==> flow/design.v <==
module decode(
	clk		,
	rst_n		,
	data_in	,
	data_out	
	);
	input clk;
	input rst_n;
	input [1:0] data_in;	 
	output reg data_out;
	wire [1:0] dis_00,dis_01,dis_10,dis_11;
	wire [31:0] add_1,add_2,add_3,add_4,add_5,add_6,add_7,add_8;
	reg [9:0]	path_s0,path_s1,path_s2,path_s3;   
	reg [31:0]	dis_s0,dis_s1,dis_s2,dis_s3;
	reg [19:0]count_clear;
	assign dis_00=data_in[1]+data_in[0];
	assign dis_01=data_in[1]+(data_in[0]^1'b1);
	assign dis_10=(data_in[1]^1'b1)+data_in[0];
	assign dis_11=(data_in[1]^1'b1)+(data_in[0]^1'b1);
	always @(posedge clk or negedge rst_n)
		if (rst_n==1'b0)
			count_clear<=20'b0;
		else if (count_clear>=20'd50000)
			count_clear<=20'b0;
		else
			count_clear<=count_clear+1'b1;
	assign add_1=dis_00+dis_s0;  
	assign add_2=dis_11+dis_s2;
	always @(posedge clk or negedge rst_n)
	begin
		if (rst_n==1'b0) 
			begin
				path_s0=10'b0;
				dis_s0=32'b0;
			end
		else if (count_clear==20'd50000)
			begin
				path_s0=10'b0;
				dis_s0=32'b0;
			end
		else if (add_1<=add_2)
			begin
				path_s0<={path_s0[8:0],1'b0};
				dis_s0<=add_1;
			end
		else 
			begin
				path_s0<={path_s2[8:0],1'b0};
				dis_s0<=add_2;
			end
	end
	assign add_3=dis_11+dis_s0;
	assign add_4=dis_00+dis_s2;
	always @(posedge clk or negedge rst_n)
	begin
		if (rst_n==1'b0) 
			begin
				path_s1=10'b0;
				dis_s1=32'b0;
			end
		else if (count_clear==20'd50000)
			begin
				path_s1=10'b0;
				dis_s1=32'b0;
			end
		else if (add_3<=add_4)
			begin
				path_s1<={path_s0[8:0],1'b1};
				dis_s1<=add_3;
			end
		else 
			begin
				path_s1<={path_s2[8:0],1'b1};
				dis_s1<=add_4;
			end
	end
	assign add_5=dis_01+dis_s1;
	assign add_6=dis_10+dis_s3;
	always @(posedge clk or negedge rst_n)
	begin
		if (rst_n==1'b0)
			begin
				path_s2=10'b0;
				dis_s2=32'b0;
			end
		else if (count_clear==20'd50000)
			begin
				path_s2=10'b0;
				dis_s2=32'b0;
			end
		else if (add_5<=add_6)
			begin
				path_s2<={path_s1[8:0],1'b0};
				dis_s2<=add_5;
			end
		else 
			begin
				path_s2<={path_s3[8:0],1'b0};
				dis_s2<=add_6;
			end
	end
	assign add_7=dis_10+dis_s1;
	assign add_8=dis_01+dis_s3;
	always @(posedge clk or negedge rst_n)
	begin
		if (rst_n==1'b0)
			begin
				path_s3=10'b0;
				dis_s3=32'b0;
			end
		else if (count_clear==20'd50000)
			begin
				path_s3=10'b0;
				dis_s3=32'b0;
			end
		else if (add_7<add_8)
			begin
				path_s3<={path_s1[8:0],1'b1};
				dis_s3<=add_7;
			end
		else 
			begin
				path_s3<={path_s3[8:0],1'b1};
				dis_s3<=add_8;
			end
	end
	always @(*)
	begin
		if ((dis_s0<=dis_s1)&&(dis_s0<=dis_s2)&&(dis_s0<=dis_s3))
			data_out<=path_s0[9];
		else if ((dis_s1<=dis_s0)&&(dis_s1<=dis_s2)&&(dis_s1<=dis_s3))
			data_out<=path_s1[9];
		else if ((dis_s2<=dis_s0)&&(dis_s2<=dis_s1)&&(dis_s2<=dis_s3))
			data_out<=path_s2[9];
		else  data_out<=path_s3[9];
	end
endmodule
Reports on decode --
The steps from the RTL of decode to its reports follow in flow order. Lines are those of the file above, counted from 1. Operators carry their Yosys type and port widths (W data, S select, Z words). Library cell names are shortened. The mark n/a stands for no value.
Design: top decode, clock clk, library sky130hd, corner tt_025C_1v80

After elaboration --
Yosys after proc, flatten, opt, wreduce and memory -nomap, before mapping. Enables and synchronous resets that opt folds into registers are not counted as muxes. Memory bits, and registers merged into a memory's read port (data or address), are not among the register bits. Print and check cells are not counted. Equal cells are merged and count once.
Cells by class: equal/unequal tests 1, $lt $le $gt $ge 14, reduce/logical cells 6, bitwise operators 2, mux-type cells 20, add/sub/neg operators 13
Operators with widths (number):
- $le A32 B32 Y1 | 12
- $add A2 B32 Y32 | 8
- $mux W32 | 8
- $mux W10 | 8
- $lt A32 B32 Y1 | 1
- $add A20 B1 Y20 const B | 1
- $ge A20 B16 Y1 const B | 1
- $eq A20 B16 Y1 const B | 1
- $mux W20 | 1
- $add A1 B1 Y2 | 4
- $logic_and A1 B1 Y1 | 6
- $mux W1 | 3
- $not A1 Y1 | 2
Word-level totals: bits of input ports 4, output and inout bits 1, cells after elaboration 65, flip-flop bits (word level) 188

Depth --
Depth = most cells in a row (Yosys ltp): at word level without a register or memory, in the mapped netlist without a sequential cell, where the memories' decode and read muxes count.
Logic depth: word-level depth 6, ABC_AREA 0, depth in mapped cells 23, depth with buffers taken out 20

Netlist --
The flow's flattened synthesis, as Yosys stat reports it; memories are mapped. The netlist is that of the ABC_AREA named above (0 if unset); the other value can give another one.
Cells by type (number):
- dfrtp_1 | 182
- ha_1 | 338
- xnor2_1 | 212
- a211oi_1 | 119
- nand2_1 | 203
- nor3_1 | 136
- nand4_1 | 102
- a21oi_1 | 124
- nor2_1 | 138
- inv_1 | 121
- a21o_1 | 58
- nand3_1 | 87
- xor2_1 | 45
- mux2i_1 | 35
- nor4_1 | 56
- o21ai_0 | 49
- clkbuf_1 | 64
- and4_1 | 19
Other cell types: 55; their cells: 205.
Mapped netlist: sequential part of the area 4554.4 um^2, cells in the netlist 2293, synthesis area 19396.1 um^2, mapped flip-flops 182

Worst setup path after synthesis --
Path of least setup slack by OpenSTA after synthesis, without wires, with an ideal clock, recovery checks aside; 20% of the period is set as input and as output delay. Where synthesis merged equal registers, the netlist keeps one of their names.
Timing path post-synthesis: kind input to register, start input data_in[0], end register dis_s2[22], buffers on the path 2, path delay 4328 ps, arrival time 5434 ps, clock period 6000 ps, driving pins on the path 20, setup time 94 ps, setup slack 472 ps, external input delay 1200 ps, launch time at the first pin 1200 ps, synthesis period reached 5528 ps
"path delay" = arrival - input delay + setup time. "driving pins on the path" counts driving pins, that of a launching flip-flop among them; a cell with two outputs on the path counts twice. "synthesis period reached" is the clock period less the worst setup slack; recovery checks do not enter. This is arithmetic on one report: input and output delays are still those of the set period (20% each). The rows between start and end are the longest chain of elaborated cells between them; the timing report does not say that the signal goes this way. Where chains are equally long, one stands for them. A line is the first line of the expression or statement that the cell stems from. Yosys adds cells for indexed reads and writes and turns some case tables into memories. A register here has more assigning lines than the two given.
Between the ends, post-synthesis: path through inv_1 ha_1 inv_1 ha_1 ha_1 a21oi_1 or2_2 clkbuf_1 nor4b_1 nand4_1 xnor2_1 ha_1 nand4_1 nor4_1 nand3_1 nand2_1 o21a_1 nand2_1 clkbuf_1 a211oi_1, cells in the longest elaborated chain 6, elaborated cells on any way between the ends 8, those cells by class 4 x add/sub; 1 x compare; 2 x mux; 1 x logic
Ends and longest elaborated chain, post-synthesis:
- start, declared | RTL line 9 | input [1:0] data_in;
- $not A1 Y1
- $add A1 B1 Y2 | RTL line 17 | assign dis_01=data_in[1]+(data_in[0]^1'b1);
- $add A2 B32 Y32 | RTL line 77 | assign add_5=dis_01+dis_s1;
- $le A32 B32 Y1 | RTL line 91 | else if (add_5<=add_6)
- $mux W32 | RTL line 91
- $mux W32 | RTL line 86 | else if (count_clear==20'd50000)
- end, assigned | RTL line 94 | dis_s2<=add_5;
- end, assigned | RTL line 99 | dis_s2<=add_6;
- end, declared | RTL line 14 | reg [31:0] dis_s0,dis_s1,dis_s2,dis_s3;

Timing after layout --
From the final timing report of flow run 1: the path of least setup slack in the routed layout; clock arrival at registers is part of the times. The path's times are printed in steps of 10 ps; the period is the one set.
Timing path after layout: kind input to register, start input data_in[0], end register dis_s1[18], buffers on the path 7, driving pins on the path 24, arrival time 6350 ps, external input delay 1200 ps, setup slack 20 ps, setup time 100 ps, clock period 6000 ps, launch time at the first pin 1200 ps
The rows between start and end are the longest chain of elaborated cells between them; the timing report does not say that the signal goes this way. Where chains are equally long, one stands for them. A register here has more assigning lines than the two given.
Between the ends, after layout: path through clkdlybuf4s50_1 inv_1 ha_1 buf_4 ha_1 buf_4 buf_4 ha_1 a21oi_2 or3_4 buf_4 nor3_1 xnor2_1 ha_1 nand4_1 nor4_4 buf_4 nand3_4 inv_2 or3_1 o22a_4 nand2_8 buf_12 a211oi_2, cells in the longest elaborated chain 6, elaborated cells on any way between the ends 8, those cells by class 4 x add/sub; 1 x compare; 2 x mux; 1 x logic
Ends and longest elaborated chain, after layout:
- start, declared | RTL line 9 | input [1:0] data_in;
- $not A1 Y1
- $add A1 B1 Y2 | RTL line 19 | assign dis_11=(data_in[1]^1'b1)+(data_in[0]^1'b1);
- $add A2 B32 Y32 | RTL line 52 | assign add_3=dis_11+dis_s0;
- $le A32 B32 Y1 | RTL line 66 | else if (add_3<=add_4)
- $mux W32 | RTL line 66
- $mux W32 | RTL line 61 | else if (count_clear==20'd50000)
- end, assigned | RTL line 69 | dis_s1<=add_3;
- end, assigned | RTL line 74 | dis_s1<=add_4;
- end, declared | RTL line 14 | reg [31:0] dis_s0,dis_s1,dis_s2,dis_s3;

--- measured runs ---
Measured results for decode: 4 stored runs of the Yosys and OpenROAD flow on sky130hd. The settings differ; the order carries no meaning. The constraints put input and output delay at 20% of the set period each and load the outputs with 0.01 pF.
By "period reached" is meant the clock period of the run minus its worst setup slack. This is arithmetic on one report: input and output delays are still those of the set period (20% each).
"time of the worst setup path": the worst setup path's part of the clock period (all of it between registers, 20% less for each end at a port) less its slack. A launch clock that arrives late makes it longer, a capture clock that arrives late makes it shorter.
"time of the worst setup path" is given in steps of 10 ps.

* Flow run 1 | settings: CAP_MARGIN 30; CELL_PAD_IN_SITES_GLOBAL_PLACEMENT 3; CORE_ASPECT_RATIO 0.71; CORE_UTILIZATION 40; CTS_CLUSTER_DIAMETER 180; PLACE_DENSITY 0.6; SLEW_MARGIN 5; period_ns 6.0; CORE_MARGIN 2 | results: die size 50294.2 um^2; standard-cell area after routing 22495.3 um^2; sum of negative setup slack 0 ps; mapped cell area after synthesis 19396.1 um^2; period reached 5977 ps; time of the worst setup path 4780 ps; critical path type input to register; lowest setup slack 23 ps; post-layout utilization 47.3 %
* Flow run 2 | settings: CAP_MARGIN 40; CELL_PAD_IN_SITES_DETAIL_PLACEMENT 0; CELL_PAD_IN_SITES_GLOBAL_PLACEMENT 1; CORE_ASPECT_RATIO 0.71; CORE_MARGIN 7; CORE_UTILIZATION 29; CTS_CLUSTER_DIAMETER 62; GPL_ROUTABILITY_DRIVEN 0; GPL_TIMING_DRIVEN 0; MIN_ROUTING_LAYER met2; PLACE_DENSITY_LB_ADDON 0.15; SETUP_SLACK_MARGIN -0.38; SLEW_MARGIN 5; period_ns 4.22 | results: die size 74426.2 um^2; standard-cell area after routing 24218.2 um^2; sum of negative setup slack -93434 ps; mapped cell area after synthesis 19396.1 um^2; period reached 5079 ps; time of the worst setup path 4230 ps; critical path type register to output; lowest setup slack -859 ps; post-layout utilization 36.8 %
* Flow run 3 | settings: CAP_MARGIN 35; CORE_MARGIN 5; CORE_UTILIZATION 60; CTS_CLUSTER_DIAMETER 98; CTS_CLUSTER_SIZE 20; HOLD_SLACK_MARGIN 0.17; MAX_ROUTING_LAYER met4; PLACE_DENSITY_LB_ADDON 0.03; SLEW_MARGIN 15; TNS_END_PERCENT 65; period_ns 6.69 | results: die size 36022.1 um^2; standard-cell area after routing 20873.8 um^2; sum of negative setup slack 0 ps; mapped cell area after synthesis 19396.1 um^2; period reached 6179 ps; time of the worst setup path 4840 ps; critical path type input to register; lowest setup slack 511 ps; post-layout utilization 65.8 %
* Flow run 4 | settings: CAP_MARGIN 35; CELL_PAD_IN_SITES_GLOBAL_PLACEMENT 1; CORE_MARGIN 3; CORE_UTILIZATION 16; CTS_CLUSTER_DIAMETER 195; CTS_CLUSTER_SIZE 28; MIN_ROUTING_LAYER met2; SETUP_SLACK_MARGIN 0.89; SLEW_MARGIN 0; period_ns 6.73 | results: die size 125440.0 um^2; standard-cell area after routing 23083.4 um^2; sum of negative setup slack 0 ps; mapped cell area after synthesis 19396.1 um^2; period reached 5793 ps; time of the worst setup path 4450 ps; critical path type input to register; lowest setup slack 937 ps; post-layout utilization 19.2 %
--- end ---
